==> flow/design.v <==
module DCT_Component (
    input clk,
    input reset,
    input [3:0] address,
    input signed [31:0] writedata,
    input write,
    input read,
    input chipselect,
    output reg signed [31:0] readdata
);
    parameter signed [31:0] c1 = 1420;
    parameter signed [31:0] c2 = 1338;
    parameter signed [31:0] c3 = 1204;
    parameter signed [31:0] c5 = 805;
    parameter signed [31:0] c6 = 554;
    parameter signed [31:0] c7 = 283;
    parameter s1 = 3;
    parameter s2 = 10;
    parameter s3 = 13; 
    reg signed [31:0] data1, data2, data3, data4, data5, data6, data7, data8;
    wire signed [31:0] result1, result2, result3, result4, result5, result6, result7, result8;
    wire signed [31:0] result1_, result2_, result3_, result4_, result5_, result6_, result7_, result8_;
    wire signed [31:0] x0, x1, x2, x3, x4, x5, x6, x7, x8;
    wire signed [31:0] x5_out, x8_out, x7_out;
    DCT_Stage1 stage1(
        .data1(data1), .data2(data2), .data3(data3), .data4(data4),
        .data5(data5), .data6(data6), .data7(data7), .data8(data8),
        .x0(x0), .x1(x1), .x2(x2), .x3(x3), .x5(x5), .x6(x6), .x7(x7), .x8(x8)
    );
    DCT_Stage2 stage2(
        .x8(x8), .x5(x5), .x7(x7), .x6(x6),
        .x4(x4), .x5_out(x5_out), .x8_out(x8_out), .x7_out(x7_out)
    );
    DCT_Stage3 stage3(
        .x4(x4), .x5_out(x5_out),
        .result1(result1), .result5(result5)
    );
    DCT_Stage3Col stage3col(
        .x4(x4), .x5_out(x5_out),
        .result1_(result1_), .result5_(result5_)
    );
    DCT_Stage4 stage4(
        .x0(x0), .x1(x1), .x2(x2), .x3(x3), .x8_out(x8_out), .x7_out(x7_out),
        .result3(result3), .result7(result7), .result8(result8), .result6(result6), .result4(result4), .result2(result2)
    );
    DCT_Stage4Col stage4col(
        .x0(x0), .x1(x1), .x2(x2), .x3(x3), .x8_out(x8_out), .x7_out(x7_out),
        .result3_(result3_), .result7_(result7_), .result8_(result8_), .result6_(result6_), .result4_(result4_), .result2_(result2_)
    );
    always @(posedge clk or posedge reset) begin
        if (reset) begin
            data1 <= 0;
            data2 <= 0;
            data3 <= 0;
            data4 <= 0;
            data5 <= 0;
            data6 <= 0;
            data7 <= 0;
            data8 <= 0;
            readdata <= 0;
        end else begin
            if (write && chipselect) begin
                case (address)
                    4'b0000: data1 <= writedata;
                    4'b0001: data2 <= writedata;
                    4'b0010: data3 <= writedata;
                    4'b0011: data4 <= writedata;
                    4'b0100: data5 <= writedata;
                    4'b0101: data6 <= writedata;
                    4'b0110: data7 <= writedata;
                    4'b0111: data8 <= writedata;
                endcase
            end
            if (read && chipselect) begin
                case (address)
                    4'b0000: readdata <= result1;
                    4'b0001: readdata <= result2;
                    4'b0010: readdata <= result3;
                    4'b0011: readdata <= result4;
                    4'b0100: readdata <= result5;
                    4'b0101: readdata <= result6;
                    4'b0110: readdata <= result7;
                    4'b0111: readdata <= result8;
                    4'b1000: readdata <= result1_;
                    4'b1001: readdata <= result2_;
                    4'b1010: readdata <= result3_;
                    4'b1011: readdata <= result4_;
                    4'b1100: readdata <= result5_;
                    4'b1101: readdata <= result6_;
                    4'b1110: readdata <= result7_;
                    4'b1111: readdata <= result8_;
                endcase
            end
        end
    end
defparam stage4.c1 = c1;
defparam stage4.c2 = c2;
defparam stage4.c3 = c3;
defparam stage4.c5 = c5;
defparam stage4.c6 = c6;
defparam stage4.c7 = c7;
defparam stage4.s1 = s1;
defparam stage4.s2 = s2;
defparam stage4.s3 = s3;
defparam stage4col.c1 = c1;
defparam stage4col.c2 = c2;
defparam stage4col.c3 = c3;
defparam stage4col.c5 = c5;
defparam stage4col.c6 = c6;
defparam stage4col.c7 = c7;
defparam stage4col.s1 = s1;
defparam stage4col.s2 = s2;
defparam stage4col.s3 = s3;
defparam stage3col.s1 = s1;
defparam stage3col.s2 = s2;
defparam stage3col.s3 = s3;
endmodule
module DCT_Stage1(
    input signed [31:0] data1, data2, data3, data4, data5, data6, data7, data8,
    output reg signed [31:0] x0, x1, x2, x3, x5, x6, x7, x8
);
    always @(*) begin
        x8 = data1 + data8;
        x0 = data1 - data8;
        x7 = data2 + data7;
        x1 = data2 - data7;
        x6 = data3 + data6;
        x2 = data3 - data6;
        x5 = data4 + data5;
        x3 = data4 - data5;
    end
endmodule
module DCT_Stage2(
    input signed [31:0] x8, x5, x7, x6,
    output reg signed [31:0] x4, x5_out, x8_out, x7_out
);
    always @(*) begin
        x4 = x8 + x5;
        x8_out = x8 - x5;
        x5_out = x7 + x6;
        x7_out = x7 - x6;
    end
endmodule
module DCT_Stage3(
    input signed [31:0] x4, x5_out,
    output reg signed [31:0] result1, result5
);
    always @(*) begin
        result1 = x4 + x5_out;
        result5 = x4 - x5_out;
    end
endmodule
module DCT_Stage3Col(
    input signed [31:0] x4, x5_out,
    output reg signed [31:0] result1_, result5_
);
    parameter s1 = 3;
    parameter s2 = 10;
    parameter s3 = 13; 
    always @(*) begin
        result1_ = (x4 + x5_out) >>> s1;
        result5_ = (x4 - x5_out) >>> s1;
    end
endmodule
module DCT_Stage4(
    input signed [31:0] x0, x1, x2, x3, x8_out, x7_out,
    output reg signed [31:0] result3, result7, result8, result6, result4, result2
);
    parameter signed [31:0] c1 = 1420;
    parameter signed [31:0] c2 = 1338;
    parameter signed [31:0] c3 = 1204;
    parameter signed [31:0] c5 = 805;
    parameter signed [31:0] c6 = 554;
    parameter signed [31:0] c7 = 283;
    parameter s1 = 3;
    parameter s2 = 10;
    parameter s3 = 13; 
    always @(*) begin
        result3 = (x8_out * c2 + x7_out * c6) >>> s2;
        result7 = (x8_out * c6 - x7_out * c2) >>> s2;
        result8 = (x0 * c7 - x1 * c5 + x2 * c3 - x3 * c1) >>> s2;
        result6 = (x0 * c5 - x1 * c1 + x2 * c7 + x3 * c3) >>> s2;
        result4 = (x0 * c3 - x1 * c7 - x2 * c1 - x3 * c5) >>> s2;
        result2 = (x0 * c1 + x1 * c3 + x2 * c5 + x3 * c7) >>> s2;
    end
endmodule
module DCT_Stage4Col(
    input signed [31:0] x0, x1, x2, x3, x8_out, x7_out,
    output reg signed [31:0] result3_, result7_, result8_, result6_, result4_, result2_
);
    parameter signed [31:0] c1 = 1420;
    parameter signed [31:0] c2 = 1338;
    parameter signed [31:0] c3 = 1204;
    parameter signed [31:0] c5 = 805;
    parameter signed [31:0] c6 = 554;
    parameter signed [31:0] c7 = 283;
    parameter s1 = 3;
    parameter s2 = 10;
    parameter s3 = 13; 
    always @(*) begin
        result3_ = (x8_out * c2 + x7_out * c6) >>> s3;
        result7_ = (x8_out * c6 - x7_out * c2) >>> s3;
        result8_ = (x0 * c7 - x1 * c5 + x2 * c3 - x3 * c1) >>> s3;
        result6_ = (x0 * c5 - x1 * c1 + x2 * c7 + x3 * c3) >>> s3;
        result4_ = (x0 * c3 - x1 * c7 - x2 * c1 - x3 * c5) >>> s3;
        result2_ = (x0 * c1 + x1 * c3 + x2 * c5 + x3 * c7) >>> s3;
    end
endmodule
module DCT_Custom_Instruction(clk,
                              reset,
                              dataa,
                              n,
                              clk_en,
                              start,
							                done,
                              result);
parameter c1 = 1420;
parameter c2 = 1338;
parameter c3 = 1204;
parameter c5 = 805;
parameter c6 = 554;
parameter c7 = 283;
parameter s1 = 3;
parameter s2 = 10;
parameter s3 = 13;   
  input clk;
  input reset;
  input signed [31:0] dataa;  
  input [4:0] n;
  input clk_en;
  input start;
  output done;
  output signed [31:0] result;
  wire [3:0] address;
  wire write;
  wire read;
  reg done_delay;
  assign write = (n<8);
  assign read = (n>7);
 assign address = (n == 1) ? 4'b0001 :
                   (n == 2) ? 4'b0010 :
                   (n == 3) ? 4'b0011 :
                   (n == 4) ? 4'b0100 :
                   (n == 5) ? 4'b0101 :
                   (n == 6) ? 4'b0110 :
                   (n == 7) ? 4'b0111 :
                   (n == 8) ? 4'b0000 :
                   (n == 9) ? 4'b0001 :
                   (n == 10) ? 4'b0010 :
                   (n == 11) ? 4'b0011 :
                   (n == 12) ? 4'b0100 :
                   (n == 13) ? 4'b0101 :
                   (n == 14) ? 4'b0110 :
                   (n == 15) ? 4'b0111 :
                   (n == 16) ? 4'b1000 :
                   (n == 17) ? 4'b1001 :
                   (n == 18) ? 4'b1010 :
                   (n == 19) ? 4'b1011 :
                   (n == 20) ? 4'b1100 :
                   (n == 21) ? 4'b1101 :
                   (n == 22) ? 4'b1110 :
                   (n == 23) ? 4'b1111 : 4'b0000;
  assign done = (n>7)? done_delay : start;
  always @ (posedge clk or posedge reset)
  begin
  if (reset)
		done_delay <= 0;
  else
		done_delay <= start & read;
  end
  DCT_Component wrapper_wiring(.clk(clk),
                               .reset(reset),
                               .address(address),
                               .writedata(dataa),
                               .write(write & start),
                               .read(read),
                               .chipselect(clk_en),
                               .readdata(result));
defparam wrapper_wiring.c1 = c1;
defparam wrapper_wiring.c2 = c2;
defparam wrapper_wiring.c3 = c3;
defparam wrapper_wiring.c5 = c5;
defparam wrapper_wiring.c6 = c6;
defparam wrapper_wiring.c7 = c7;
defparam wrapper_wiring.s1 = s1;
defparam wrapper_wiring.s2 = s2;
defparam wrapper_wiring.s3 = s3;
endmodule
From RTL to reports: DCT_Custom_Instruction
What the tools print for DCT_Custom_Instruction, step after step. Lines are those of the file above, counted from 1. Operators carry their Yosys type and port widths (W data, S select, Z words). Cell names lack the library's common part. The mark n/a stands for no value.

Top module: DCT_Custom_Instruction. Clock: clk. Library: sky130hd. Corner: tt_025C_1v80.

After elaboration
Source: Yosys, flattened and elaborated, memories not mapped. Widths are those after wreduce. Registers that Yosys merges into a memory's read port (data or address) are not register bits. Print and check cells do not count. Equal cells are merged and count once.

The entry for bits in registers reads 289. The figure for output and inout port bits is 33. The figure for elaborated cells is 136.

The figure for add/sub/neg operators is 28. Under multiply operators stands 20. The figure for order comparisons is 2. The entry for eq/ne operators reads 38. Under muxes and demuxes stands 25. Bitwise gates (word level): 2. For reductions and logical operators the number is 11.

Operators with widths (count): $mul A32 B10 Y30 const B (8); $mul A32 B11 Y32 const B (4); $mul A32 B10 Y32 const B (4); $mul A32 B11 Y31 const B (2); $mul A32 B10 Y31 const B (2); $pmux W32 S16 (1); $add A32 B32 Y32 (14); $sub A32 B32 Y32 (14); $mux W4 (23); $eq A5 B4 Y1 const B (8); $eq A5 B5 Y1 const B (8); $eq A4 B4 Y1 const B (8); $eq A5 B3 Y1 const B (4); $reduce_and A2 Y1 (8); $eq A4 B3 Y1 const B (4); $eq A5 B2 Y1 const B (2); $eq A4 B2 Y1 const B (2); $eq A5 B1 Y1 const B (1); $gt A5 B3 Y1 const B (1); $lt A5 B4 Y1 const B (1); $eq A4 B1 Y1 const B (1); $logic_not A4 Y1 (1); $and A1 B1 Y1 (2); $logic_and A1 B1 Y1 (2); $mux W1 (1).

Depth
Yosys ltp: most cells in a row. Word level: on the elaborated netlist, between registers, memories and ports. Mapped: between sequential cells and ports; inverters and the memories' decode and read muxes count.

The figure for word-level depth is 26. The entry for ABC_AREA reads 0. The figure for depth in mapped cells is 59. Under gate-level depth less buffers stands 58.

After synthesis
Source: synth_stat.txt of the flow (Yosys; design flattened, memories mapped). It holds for the ABC_AREA given above (unset counts as 0); a run with the other value may have another netlist.

Cells by type (count): fa_1 (1870); ha_1 (2205); inv_1 (3094); dfrtp_1 (289); xnor2_1 (703); a21oi_1 (597); mux2_2 (258); nor2_1 (666); xor2_1 (229); o21ai_0 (346); nand2_1 (330); a21o_1 (157); o21bai_1 (142); nor3_1 (163); nand2b_1 (121); nor2b_1 (115); nand3_1 (135); o21a_1 (86).

Not listed: further types 83, cells in them 1130.

The entry for cells in the netlist reads 12636. The entry for chip area (Yosys) reads 117649.1 um2. Sequential area: 7231.9 um2. For mapped flip-flops the number is 289. The figure for buffers is 190.

The figures by module come from a second, unflattened synthesis with its own total; it is not the netlist above.

The figure for cell total of the unflattened synthesis is 22252. For area (unflattened synthesis) the number is 210379.3 um2.

Each row is one instance without its submodules.

By module: DCT_Stage4 (instances 1, cells 8426, area 84098.2 um2, seq. area 0.0 um2); DCT_Stage4Col (instances 1, cells 8446, area 84061.9 um2, seq. area 0.0 um2); DCT_Component (instances 1, cells 1185, area 14310.0 um2, seq. area 7206.9 um2); DCT_Stage1 (instances 1, cells 2045, area 13554.2 um2, seq. area 0.0 um2); DCT_Stage2 (instances 1, cells 1046, area 6907.9 um2, seq. area 0.0 um2); DCT_Stage3 (instances 1, cells 576, area 3907.5 um2, seq. area 0.0 um2); DCT_Stage3Col (instances 1, cells 516, area 3438.3 um2, seq. area 0.0 um2); DCT_Custom_Instruction (instances 1, cells 12, area 101.3 um2, seq. area 25.0 um2).

Path before layout
Path of least setup slack by OpenSTA after synthesis, without wires, with an ideal clock, recovery checks aside; 20% of the period is set as input and as output delay. Where synthesis merged equal registers, the netlist keeps one of their names.

Path type: reg2reg. Start point: register wrapper_wiring.data6[1]. End point: register wrapper_wiring.readdata[29]. Under period stands 16.0 ns. The entry for setup time reads 0.124 ns. Arrival time: 13.082 ns. Data required time: 15.876 ns. Slack: 2.793 ns. For path delay the number is 13.206 ns. Driving pins on the path: 55. The entry for buffers on the path reads 0. Synthesis period reached: 13.207 ns.

"path delay" = arrival - input delay + setup time. "driving pins on the path" counts driving pins, that of a launching flip-flop among them; a cell with two outputs on the path counts twice. "synthesis period reached" = period - worst setup slack (recovery checks aside). The figure is calculated, with input and output delays left at 20% of the set period. The rows between start and end are the longest chain of elaborated cells between them; the timing report does not say that the signal goes this way. Where chains are equally long, one stands for them. Each line given opens the expression or statement behind the cell; cells for indexed reads and writes are added by Yosys, which also makes memories of some case tables. At most two assigning lines are given for a register; there are more.

Path through: dfrtp_1 inv_1 ha_1 nor2b_1 o31a_1 o311a_1 nor2_1 o21bai_1 a21oi_1 xnor2_1 ha_1 ha_1 inv_1 fa_1 inv_1 fa_1 inv_1 fa_1 [... 19 more ...] inv_1 fa_1 fa_1 xnor2_1 xnor2_1 xnor2_1 xnor2_1 xnor2_1 xnor3_1 xnor3_1 xnor3_1 xnor2_1 xor2_1 a221o_1 a211o_1 nor4_4 o211a_1 a21oi_1. Cells in the longest elaborated chain: 5. Under elaborated cells on any way between the ends stands 23. Those cells by class: 16 x add/sub; 6 x mul; 1 x mux.

Ends and longest elaborated chain, post-synthesis: from (decl) (RTL line 20) `reg signed [31:0] data1, data2, data3, data4, data5, data6, data7, data8;`; from (assign) (RTL line 57) `data6 <= 0;`; from (assign) (RTL line 69) `4'b0101: data6 <= writedata;`; $sub A32 B32 Y32 (RTL line 128) `x2 = data3 - data6;`; $mul A32 B10 Y30 (RTL line 181) `result8 = (x0 * c7 - x1 * c5 + x2 * c3 - x3 * c1) >>> s2;`; $add A32 B32 Y32 (RTL line 181); $sub A32 B32 Y32 (RTL line 181); $pmux W32 S16 (RTL line 75) `case (address)`; to (assign) (RTL line 76) `4'b0000: readdata <= result1;`; to (assign) (RTL line 77) `4'b0001: readdata <= result2;`; to (decl) (RTL line 9) `output reg signed [31:0] readdata`.

Path in the finished layout
From the final timing report of record 1: the path of least setup slack in the routed layout; clock arrival at registers is part of the times.

Path type: reg2reg. Start point: register wrapper_wiring.data6[1]. End point: register wrapper_wiring.readdata[29]. Under period stands 15.7 ns. The entry for setup time reads 0.12 ns. Arrival time: 15.64 ns. Data required time: 16.18 ns. Slack: 0.54 ns. Driving pins on the path: 54. The entry for buffers on the path reads 2.

The rows between start and end are the longest chain of elaborated cells between them; the timing report does not say that the signal goes this way. Where chains are equally long, one stands for them. At most two assigning lines are given for a register; there are more.

Path through: dfrtp_1 inv_1 ha_1 nor2b_1 o31a_1 o311a_1 nor2_1 o21bai_1 a21oi_1 xnor2_1 buf_4 ha_1 fa_1 fa_1 inv_1 fa_1 inv_1 ha_1 [... 18 more ...] fa_1 fa_1 xnor2_1 xnor2_1 xnor2_1 xnor2_1 xnor2_1 xor2_1 xnor2_1 xnor2_1 xnor3_1 xor2_1 xnor3_1 a2111o_1 nor4_4 buf_12 o211a_1 a21oi_1. Cells in the longest elaborated chain: 5. Under elaborated cells on any way between the ends stands 23. Those cells by class: 16 x add/sub; 6 x mul; 1 x mux.

Ends and longest elaborated chain, after layout: from (decl) (RTL line 20) `reg signed [31:0] data1, data2, data3, data4, data5, data6, data7, data8;`; from (assign) (RTL line 57) `data6 <= 0;`; from (assign) (RTL line 69) `4'b0101: data6 <= writedata;`; $sub A32 B32 Y32 (RTL line 128) `x2 = data3 - data6;`; $mul A32 B10 Y30 (RTL line 181) `result8 = (x0 * c7 - x1 * c5 + x2 * c3 - x3 * c1) >>> s2;`; $add A32 B32 Y32 (RTL line 181); $sub A32 B32 Y32 (RTL line 181); $pmux W32 S16 (RTL line 75) `case (address)`; to (assign) (RTL line 76) `4'b0000: readdata <= result1;`; to (assign) (RTL line 77) `4'b0001: readdata <= result2;`; to (decl) (RTL line 9) `output reg signed [31:0] readdata`.

Subject: DCT_Custom_Instruction on sky130hd, stored results

Hello all,

Top module DCT_Custom_Instruction; platform sky130hd; tools Yosys and OpenROAD; 3 stored runs in no particular order. Input and output delays are each 20% of the period that was set; the output load is 0.01 pF. "reached clock period" is the run's clock period less its worst setup slack. It is reckoned from that one timing run; input and output delays stay at 20% of the period that was set.

Files of record 1:
==> flow/run.sh <==
#!/bin/bash
# the make line also repeats the synthesis and layout settings of config.mk as NAME=value (left out here)
make -C /OpenROAD-flow-scripts/flow DESIGN_CONFIG=/design/flow/config.mk WORK_HOME=/design/flow/orfs CLKGATE_MAP_FILE= finish
==> flow/config.mk <==
export PLATFORM = sky130hd
export DESIGN_NAME = DCT_Custom_Instruction
export DESIGN_NICKNAME = DCT_Custom_Instruction
export VERILOG_FILES = /design/flow/design.v
export SDC_FILE = /design/flow/constraint.sdc
export NUM_CORES = 4
export LEC_CHECK = 0
export CAP_MARGIN = 20
export CORE_MARGIN = 2
export CORE_UTILIZATION = 59
export SLEW_MARGIN = 20
==> flow/constraint.sdc <==
create_clock -name core_clock -period 15.7 [get_ports {clk}]
set_input_delay 3.1400 -clock core_clock [delete_from_list [all_inputs] [get_ports {clk}]]
set_output_delay 3.1400 -clock core_clock [all_outputs]
set_load 0.01 [all_outputs]

Results of record 1. For the area of the synthesized netlist the run shows 117649.1 um2. The area of the die reads 202995.0 um2. The standard-cell area of the final layout reads 125052.0 um2. The utilization after routing is 63.2%. The setup slack of the critical path is 0.538 ns. The sum of negative setup slack stands at 0.000 ns. The measured worst hold slack in the final report is 0.494 ns. For the reached clock period the run shows 15.162 ns.

Files of record 2:
==> flow/run.sh <==
#!/bin/bash
# the make line also repeats the synthesis and layout settings of config.mk as NAME=value (left out here)
make -C /OpenROAD-flow-scripts/flow DESIGN_CONFIG=/design/flow/config.mk WORK_HOME=/design/flow/orfs CLKGATE_MAP_FILE= finish
==> flow/config.mk <==
export PLATFORM = sky130hd
export DESIGN_NAME = DCT_Custom_Instruction
export DESIGN_NICKNAME = DCT_Custom_Instruction
export VERILOG_FILES = /design/flow/design.v
export SDC_FILE = /design/flow/constraint.sdc
export NUM_CORES = 4
export LEC_CHECK = 0
export ABC_AREA = 1
export CAP_MARGIN = 20
export CELL_PAD_IN_SITES_GLOBAL_PLACEMENT = 3
export CORE_ASPECT_RATIO = 0.57
export CORE_MARGIN = 2
export CORE_UTILIZATION = 20
export CTS_CLUSTER_DIAMETER = 160
export GPL_ROUTABILITY_DRIVEN = 1
export HOLD_SLACK_MARGIN = 0.18
export MIN_ROUTING_LAYER = met2
export SETUP_SLACK_MARGIN = 3.21
export SLEW_MARGIN = 0
==> flow/constraint.sdc <==
create_clock -name core_clock -period 16.0 [get_ports {clk}]
set_input_delay 3.2000 -clock core_clock [delete_from_list [all_inputs] [get_ports {clk}]]
set_output_delay 3.2000 -clock core_clock [all_outputs]
set_load 0.01 [all_outputs]

Outcome of record 2: unfinished; error GRT-0116 in routing.

Files of record 3:
==> flow/run.sh <==
#!/bin/bash
# the make line also repeats the synthesis and layout settings of config.mk as NAME=value (left out here)
make -C /OpenROAD-flow-scripts/flow DESIGN_CONFIG=/design/flow/config.mk WORK_HOME=/design/flow/orfs CLKGATE_MAP_FILE= finish
==> flow/config.mk <==
export PLATFORM = sky130hd
export DESIGN_NAME = DCT_Custom_Instruction
export DESIGN_NICKNAME = DCT_Custom_Instruction
export VERILOG_FILES = /design/flow/design.v
export SDC_FILE = /design/flow/constraint.sdc
export NUM_CORES = 4
export LEC_CHECK = 0
export ABC_AREA = 1
export CAP_MARGIN = 15
export CELL_PAD_IN_SITES_GLOBAL_PLACEMENT = 0
export CORE_MARGIN = 2
export CORE_UTILIZATION = 38
export CTS_CLUSTER_DIAMETER = 97
export PLACE_DENSITY = 0.92
export SLEW_MARGIN = 20
export TNS_END_PERCENT = 80
==> flow/constraint.sdc <==
create_clock -name core_clock -period 21.7 [get_ports {clk}]
set_input_delay 4.3400 -clock core_clock [delete_from_list [all_inputs] [get_ports {clk}]]
set_output_delay 4.3400 -clock core_clock [all_outputs]
set_load 0.01 [all_outputs]

Results of record 3. For the area of the synthesized netlist the run shows 122831.6 um2. The area of the die reads 327802.0 um2. The standard-cell area of the final layout reads 130922.0 um2. The utilization after routing is 40.7%. The setup slack of the critical path is 7.041 ns. The sum of negative setup slack stands at 0.000 ns. The measured worst hold slack in the final report is 0.494 ns. For the reached clock period the run shows 14.659 ns.

Thanks
